==> flow/design.v <==
`timescale 1ns/1ps
module ddr2_test
	(
	input  wire          clk,
	input  wire          reset,
	input  wire          writes_en,
	input  wire          reads_en,
	input  wire          calib_done, 
	output reg           ib_re,
	input  wire [31:0]   ib_data,
	input  wire [7:0]    ib_count,  
	input  wire          ib_valid,
	input  wire          ib_empty,
	output reg           ob_we,
	output reg  [31:0]   ob_data,
	input  wire [9:0]    ob_count,
	output reg           p0_rd_en_o, 
	input  wire          p0_rd_empty,
	input  wire [31:0]   p0_rd_data,
	input  wire          p0_cmd_full,
	output reg           p0_cmd_en,
	output reg  [2:0]    p0_cmd_instr,
	output reg  [29:0]   p0_cmd_byte_addr,
	output wire [5:0]    p0_cmd_bl_o, 
	input  wire          p0_wr_full,
	output reg           p0_wr_en,
	output reg  [31:0]   p0_wr_data,
	output wire [3:0]    p0_wr_mask,
	output reg [26:0]		MEMORY_COUNT  
	);
localparam FIFO_SIZE      = 1024;
localparam BURST_LEN      = 10;   
wire        rd_fifo_afull;
reg  [29:0] cmd_byte_addr_wr, cmd_byte_addr_rd;
reg  [5:0]  burst_cnt;
reg         write_mode;
reg         read_mode;
reg         reset_d;
assign p0_cmd_bl_o = BURST_LEN - 1;
assign p0_wr_mask = 4'b0000;
always @(posedge clk) write_mode <= writes_en;
always @(posedge clk) read_mode <= reads_en;
always @(posedge clk) reset_d <= reset;
integer state;
localparam s_idle  = 0,
           s_write1 = 10,
           s_write2 = 11,
           s_write3 = 12,
           s_read1 = 20,
           s_read2 = 21,
           s_read3 = 22,
           s_read4 = 23,
			  s_writecmd0 = 30,
			  s_writecmd1 = 31,
			  s_readcmd0 = 40,
			  s_readcmd1 = 41;
always @(posedge clk) begin
	if (reset_d) begin
		state           	<= s_idle;
		burst_cnt       	<= BURST_LEN;
		cmd_byte_addr_wr  <= 0;
		cmd_byte_addr_rd  <= 0;
		p0_cmd_instr 		<= 3'b0;
		p0_cmd_byte_addr 	<= 30'b0;
		MEMORY_COUNT		<= 0;
		p0_cmd_instr 	<= 3'd0;
		p0_cmd_en 		<= 1'b0;
		p0_wr_en 		<= 1'b0;
		p0_rd_en_o 		<= 1'b0;
		ib_re 			<= 1'b0;
		ob_we 			<= 1'b0;
	end else begin
		case (state)
			s_idle: begin
				p0_cmd_en 	<= 1'b0;  
				p0_wr_en 	<= 1'b0;	
				p0_rd_en_o 	<= 1'b0;
				ib_re 		<= 1'b0;
				ob_we 		<= 1'b0;
				burst_cnt <= BURST_LEN;
				if ((p0_cmd_full == 1'b0) && (p0_cmd_en == 1'b0) && calib_done==1 && write_mode==1 && (ib_count >= BURST_LEN) && (MEMORY_COUNT<(27'd0-4*BURST_LEN))) begin
					state <= s_write1;
				end else if ((p0_cmd_full == 1'b0) && (p0_cmd_en == 1'b0) && calib_done==1 && read_mode==1 && (ob_count<(FIFO_SIZE-1-4*BURST_LEN) ) && (MEMORY_COUNT>4*BURST_LEN)) begin
					state <= s_readcmd0;
				end
			end
			s_write1: begin
				p0_wr_en <= 1'b0;					  
				ib_re <= 1'b1;
				state <= s_write2;
			end
			s_write2: begin
				ib_re <= 1'b0;
				if(ib_valid==1) begin
					p0_wr_data <= ib_data;
					burst_cnt <= burst_cnt - 1;
					state <= s_write3;
				end
			end
			s_write3: begin
				if (p0_wr_full == 1'b0) begin
					p0_wr_en   <= 1'b1;
					if (burst_cnt == 6'd0) begin
						state <= s_writecmd0;
						MEMORY_COUNT	  <= MEMORY_COUNT+4*BURST_LEN;
					end else begin
						state 			  <= s_write1;
					end
				end
			end
			s_writecmd0: begin
				p0_wr_en    	  <= 1'b0;
				p0_cmd_byte_addr <= cmd_byte_addr_wr;
				cmd_byte_addr_wr <= cmd_byte_addr_wr + 4*BURST_LEN;  
				p0_cmd_instr     <= 3'b000;
				state 			  <= s_writecmd1;
			end
			s_writecmd1: begin
				p0_cmd_en <= 1'b1;				 
				state <= s_idle;					 
			end
			s_readcmd0: begin
				p0_cmd_instr <= 3'b001;						 	 
				p0_cmd_byte_addr <= cmd_byte_addr_rd; 	 
				state <= s_readcmd1;	
			end
			s_readcmd1: begin
				p0_cmd_en <= 1'b1;					 
				state <= s_read1;	
			end
			s_read1: begin
				p0_cmd_en <= 1'b0;				  
				if (p0_rd_empty==0) begin 		  
					p0_rd_en_o  <= 1'b1;			  
					state <= s_read2;
				end
			end
			s_read2: begin
				ob_data <= p0_rd_data;		 
				p0_rd_en_o  <= 1'b0;					 	 
				state <= s_read3;
			end
			s_read3: begin
				ob_we 		  <= 1'b1;		 
				burst_cnt <= burst_cnt - 1;		 
				state <= s_read4;
			end
			s_read4: begin
				ob_we <= 1'b0;								 
				if ((burst_cnt == 6'd0)) begin 	 
					MEMORY_COUNT <= MEMORY_COUNT - 4*BURST_LEN; 			 
					cmd_byte_addr_rd	<= cmd_byte_addr_rd + 4*BURST_LEN;  
					state <= s_idle;
				end else begin
					state <= s_read1;
				end
			end
		endcase
	end
end
endmodule
# Tool chain data of ddr2_test
# Module ddr2_test before and after one edit of its RTL, step after step.
# "before" refers to lines of the RTL above, "after" to lines of the edited file.
# "delta" is "after" less "before", of the values as shown; "change_rel_pct" is that difference over "before", in percent.
# Operators: Yosys type, input widths -> output width; for muxes data width and select width s.
# Library cell names are shortened.
# A cell with - has no value.
dict set report setup {
  design {ddr2_test}
  clock_port {clk}
  cell_library {sky130hd}
  corner {tt_025C_1v80}
}

# The edit
# The edit as a unified diff against the file above.
# A script made this edit. It changes what the design does and was not meant as an optimisation.
# begin of diff
@@ -92,5 +92,5 @@
 			s_write2: begin
 				ib_re <= 1'b0;
-				if(ib_valid==1) begin
+				begin
 					p0_wr_data <= ib_data;
 					burst_cnt <= burst_cnt - 1;
# end of diff

# Word level
# Counts by Yosys on the flattened word-level netlist (proc, flatten, opt, wreduce; memories kept). Register bits leave out memories and registers merged into their read ports (data or address). Print and check cells are left out. Cells with the same type and inputs are merged into one.
# element before after delta change_rel_pct
set bits {}
lappend bits {register_bits 230 230 0 0.00}
lappend bits {out_inout_bits 139 139 0 0.00}
lappend bits {wordCells 102 99 -3 -2.94}
# element before after delta change_rel_pct
set op_classes {}
lappend op_classes {addsub 5 5 0 0.00}
lappend op_classes {compare 4 4 0 0.00}
lappend op_classes {eq_ne 17 16 -1 -5.88}
lappend op_classes {muxes 23 21 -2 -8.70}
lappend op_classes {n_logic 3 3 0 0.00}
lappend op_classes {reduce_logical 33 33 0 0.00}
# op before after delta change_rel_pct
set ops {}
lappend ops {{$reduce_bool 2->1} 7 8 1 14.29}
lappend ops {{$mux 32} 5 4 -1 -20.00}
lappend ops {{$ne 2x2->1 const B} 5 4 -1 -20.00}
lappend ops {{$reduce_or 2->1} 5 6 1 20.00}
lappend ops {{$mux 6} 1 0 -1 -100.00}
lappend ops {{$pmux 6 s3} 1 0 -1 -100.00}
lappend ops {{$reduce_and 3->1} 1 0 -1 -100.00}
lappend ops {{$reduce_and 4->1} 1 2 1 100.00}
lappend ops {{$reduce_and 5->1} 1 0 -1 -100.00}
lappend ops {{$reduce_bool 3->1} 1 0 -1 -100.00}
lappend ops {{$pmux 6 s2} 0 1 1 -}
# Operator kinds equal on both sides are left out: 27.

# Logic depth
# Yosys ltp: most cells in a row. Word level: on the elaborated netlist, between registers, memories and ports. Mapped: between sequential cells and ports; inverters and the memories' decode and read muxes count.
# element before after delta change_rel_pct
set logic_depth {}
lappend logic_depth {word_depth 9 9 0 0.00}
lappend logic_depth {ABC_AREA 0 0 - -}
lappend logic_depth {depth_mapped 7 9 2 28.57}
lappend logic_depth {ltp_nobuf 7 7 0 0.00}

# Mapped cells and area
# Source: synth_stat.txt of the flow (Yosys; design flattened, memories mapped). It holds for the ABC_AREA given above (unset counts as 0); a run with the other value may have another netlist.
# element before after delta change_rel_pct
set mapped {}
lappend mapped {stdcells 827 823 -4 -0.48}
lappend mapped {area_um2 8299.2 8319.2 20.0 0.24}
lappend mapped {seqArea_um2 4564.4 4564.4 0.0 0.00}
lappend mapped {ff_cells 196 196 0 0.00}
lappend mapped {buf_cells 62 65 3 4.84}
# cell_type before after delta change_rel_pct
set types {}
lappend types {a21oi_1 48 65 17 35.42}
lappend types {nor4_1 28 16 -12 -42.86}
lappend types {clkbuf_1 30 41 11 36.67}
lappend types {nand3_1 20 9 -11 -55.00}
lappend types {nor2_1 138 128 -10 -7.25}
lappend types {a211oi_1 19 10 -9 -47.37}
lappend types {o31ai_1 0 9 9 -}
lappend types {xnor2_1 52 45 -7 -13.46}
lappend types {or4_1 3 10 7 233.33}
lappend types {mux2i_1 22 28 6 27.27}
lappend types {inv_1 19 13 -6 -31.58}
lappend types {nor2b_1 19 14 -5 -26.32}
lappend types {buf_1 10 5 -5 -50.00}
lappend types {or2_2 3 8 5 166.67}
lappend types {nand4_1 10 14 4 40.00}
lappend types {buf_2 4 0 -4 -100.00}
lappend types {o21ai_0 18 15 -3 -16.67}
lappend types {or3_1 15 18 3 20.00}
# Cell types equal on both sides are left out: 14.
# The list need not be complete.

# Timing after synthesis
# Source: OpenSTA report_checks on the synthesized netlist (no wires, ideal clock, input and output delay 20% of the period each), path of least setup slack; recovery checks are left aside. Register names are those of the netlist, which keeps one name where synthesis merged equal registers.
# element before after delta change_rel_pct
set synth_timing {}
lappend synth_timing {path_type reg-to-reg reg-to-reg - -}
lappend synth_timing {from {register reset_d} {register reset_d} - -}
lappend synth_timing {to {register ob_data[0]} {register ob_data[0]} - -}
lappend synth_timing {tclk_ps 3000 3000 0 0.00}
lappend synth_timing {t_first_pin_ps 0 0 0 -}
lappend synth_timing {t_arrival_ps 2179 2099 -80 -3.67}
lappend synth_timing {slack_ps 395 476 81 -}
lappend synth_timing {delay_ps 2605 2525 -80 -3.07}
lappend synth_timing {driving_pins 4 4 0 0.00}
lappend synth_timing {synth_period_reached_ps 2605 2524 -81 -3.11}
# "delay_ps" is the arrival time less input delay plus setup time.
# "driving_pins": output pins that drive a net of the path, with the launching flip-flop's if there is one; two outputs of one cell count as two.
# "synth_period_reached_ps" = period - worst setup slack (recovery checks aside). The figure is calculated, with input and output delays left at 20% of the set period.
# The rows between start and end are the longest chain of elaborated cells between them; the timing report does not say that the signal goes this way. Where chains are equally long, one stands for them.
# Each line given opens the expression or statement behind the cell; cells for indexed reads and writes are added by Yosys, which also makes memories of some case tables.
dict set report synth_between_before {
  path_cell_list {dfxtp_1 -> clkbuf_1 -> buf_1 -> nor2b_1}
  elab_chain_cells 2
  cells_between 2
  cone_classes {logic: 1; reduce/logical: 1}
}
# element line
set synth_lines_before {}
lappend synth_lines_before {{start: declaration} 38} ;# reg         reset_d;
lappend synth_lines_before {{start: assignment} 43} ;# always @(posedge clk) reset_d <= reset;
lappend synth_lines_before {{$not 1->1} -}
lappend synth_lines_before {{$reduce_and 2->1} -}
lappend synth_lines_before {{end: assignment} 139} ;# ob_data <= p0_rd_data;
lappend synth_lines_before {{end: declaration} 15} ;# output reg [31:0] ob_data,
dict set report synth_between_after {
  path_cell_list {dfxtp_1 -> clkbuf_1 -> clkbuf_1 -> nor2b_1}
  elab_chain_cells 2
  cells_between 2
  cone_classes {logic: 1; reduce/logical: 1}
}
# element line
set synth_lines_after {}
lappend synth_lines_after {{start: declaration} 38} ;# reg         reset_d;
lappend synth_lines_after {{start: assignment} 43} ;# always @(posedge clk) reset_d <= reset;
lappend synth_lines_after {{$not 1->1} -}
lappend synth_lines_after {{$reduce_and 2->1} -}
lappend synth_lines_after {{end: assignment} 139} ;# ob_data <= p0_rd_data;
lappend synth_lines_after {{end: declaration} 15} ;# output reg [31:0] ob_data,

# Worst path after layout
# Path of least setup slack in the final report of the runs of set A (OpenROAD, finished layout, wires in). Where an end is a register, its clock arrival counts in the times.
# The report prints the path's times to 10 ps; the period is as set.
# element before after delta change_rel_pct
set layout_timing {}
lappend layout_timing {path_type reg-to-reg reg-to-reg - -}
lappend layout_timing {from {register state} {register MEMORY_COUNT[11]} - -}
lappend layout_timing {to {register MEMORY_COUNT[23]} {register MEMORY_COUNT[22]} - -}
lappend layout_timing {tclk_ps 3000 3000 0 0.00}
lappend layout_timing {t_first_pin_ps 420 430 10 2.38}
lappend layout_timing {t_arrival_ps 2680 2850 170 6.34}
lappend layout_timing {slack_ps 650 500 -150 -}
lappend layout_timing {driving_pins 7 6 -1 -14.29}
# An end named without its bit number is one bit of that signal or, where synthesis recoded a state register, one of its new flip-flops.
# The rows between start and end are the longest chain of elaborated cells between them; the timing report does not say that the signal goes this way. Where chains are equally long, one stands for them.
# At most two assigning lines are given for a register; there are more.
dict set report layout_between_before {
  path_cell_list {dfxtp_1 -> buf_4 -> nor2b_1 -> nand3_1 -> a211oi_1 -> a21oi_1 -> a31o_2}
}
# element line
set layout_lines_before {}
lappend layout_lines_before {{start: declaration} 44} ;# integer state;
lappend layout_lines_before {{start: assignment} 59} ;# state <= s_idle;
lappend layout_lines_before {{start: assignment} 82} ;# state <= s_write1;
lappend layout_lines_before {{end: assignment} 105} ;# MEMORY_COUNT <= MEMORY_COUNT+4*BURST_LEN;
lappend layout_lines_before {{end: assignment} 151} ;# MEMORY_COUNT <= MEMORY_COUNT - 4*BURST_LEN;
lappend layout_lines_before {{end: declaration} 29} ;# output reg [26:0] MEMORY_COUNT
# before: Chain of elaborated cells between the ends: none given.
dict set report layout_between_after {
  path_cell_list {dfxtp_1 -> or4_4 -> or4b_4 -> a21o_1 -> or4_1 -> a21oi_1}
  elab_chain_cells 4
  cells_between 6
  cone_classes {add/sub: 2; mux: 4}
}
# element line
set layout_lines_after {}
lappend layout_lines_after {{start: declaration} 29} ;# output reg [26:0] MEMORY_COUNT
lappend layout_lines_after {{start: assignment} 105} ;# MEMORY_COUNT <= MEMORY_COUNT+4*BURST_LEN;
lappend layout_lines_after {{start: assignment} 151} ;# MEMORY_COUNT <= MEMORY_COUNT - 4*BURST_LEN;
lappend layout_lines_after {{$add 27x6->27} 105}
lappend layout_lines_after {{$mux 27} 103} ;# if (burst_cnt == 6'd0) begin
lappend layout_lines_after {{$mux 27} 101} ;# if (p0_wr_full == 1'b0) begin
lappend layout_lines_after {{$pmux 27 s2} 73} ;# case (state)
lappend layout_lines_after {{end: assignment} 105}
lappend layout_lines_after {{end: assignment} 151}
lappend layout_lines_after {{end: declaration} 29}

# Flow runs
# Runs of the flow (Yosys, OpenROAD) on both versions; the two runs of a pair have the same settings. The constraints put input and output delay at 20% of the set period each and load the outputs with 0.01 pF.
dict set report settings_set_A {
  CORE_UTILIZATION 40
  PLACE_DENSITY 0.6
  period_ns 3.0
  CAP_MARGIN 20
  CORE_MARGIN 2
  SLEW_MARGIN 20
}
# element before after delta change_rel_pct
set results_set_A {}
lappend results_set_A {ys_area_um2 8299.2 8319.2 20.0 0.24}
lappend results_set_A {die_footprint_um2 21915.8 21967.7 51.9 0.24}
lappend results_set_A {finish.stdcell_area_um2 11174.5 11172.0 -2.5 -0.02}
lappend results_set_A {utilization_frac 0.55 0.55 0.00 -}
lappend results_set_A {setup_worst_slack_ps 645 504 -141 -}
lappend results_set_A {tns_setup_ps 0 0 0 -}
lappend results_set_A {hold_worst_slack_ps 472 476 4 -}
lappend results_set_A {final_power_w 0.00524 0.005115 -0.000125 -2.39}
lappend results_set_A {clock_period_reached_ps 2355 2496 141 5.99}
dict set report settings_set_B {
  ABC_AREA 1
  CORE_UTILIZATION 69
  CTS_CLUSTER_DIAMETER 325
  CTS_CLUSTER_SIZE 28
  GPL_TIMING_DRIVEN 1
  PLACE_DENSITY 0.55
  SETUP_SLACK_MARGIN 0.63
  period_ns 4.2
  CAP_MARGIN 20
  CORE_MARGIN 2
  SLEW_MARGIN 20
}
# element before after delta change_rel_pct
set results_set_B {}
lappend results_set_B {ys_area_um2 8729.6 8748.4 18.8 0.22}
lappend results_set_B {die_footprint_um2 13567.6 13595.6 28.0 0.21}
lappend results_set_B {finish.stdcell_area_um2 11472.3 11496.0 23.7 0.21}
lappend results_set_B {utilization_frac 0.92 0.918 -0.002 -}
lappend results_set_B {setup_worst_slack_ps 1563 1660 97 -}
lappend results_set_B {tns_setup_ps 0 0 0 -}
lappend results_set_B {hold_worst_slack_ps 465 467 2 -}
lappend results_set_B {final_power_w 0.003822 0.003802 -0.000020 -0.52}
lappend results_set_B {clock_period_reached_ps 2637 2540 -97 -3.68}
# "clock_period_reached_ps": clock period set for the run, less the worst setup slack. It is reckoned from that one timing run; input and output delays stay at 20% of the period that was set.
# By "final_power_w" is meant OpenSTA's value without simulated activity: inputs other than the clock are taken to toggle once in ten clock periods, and the tool carries that through the logic.
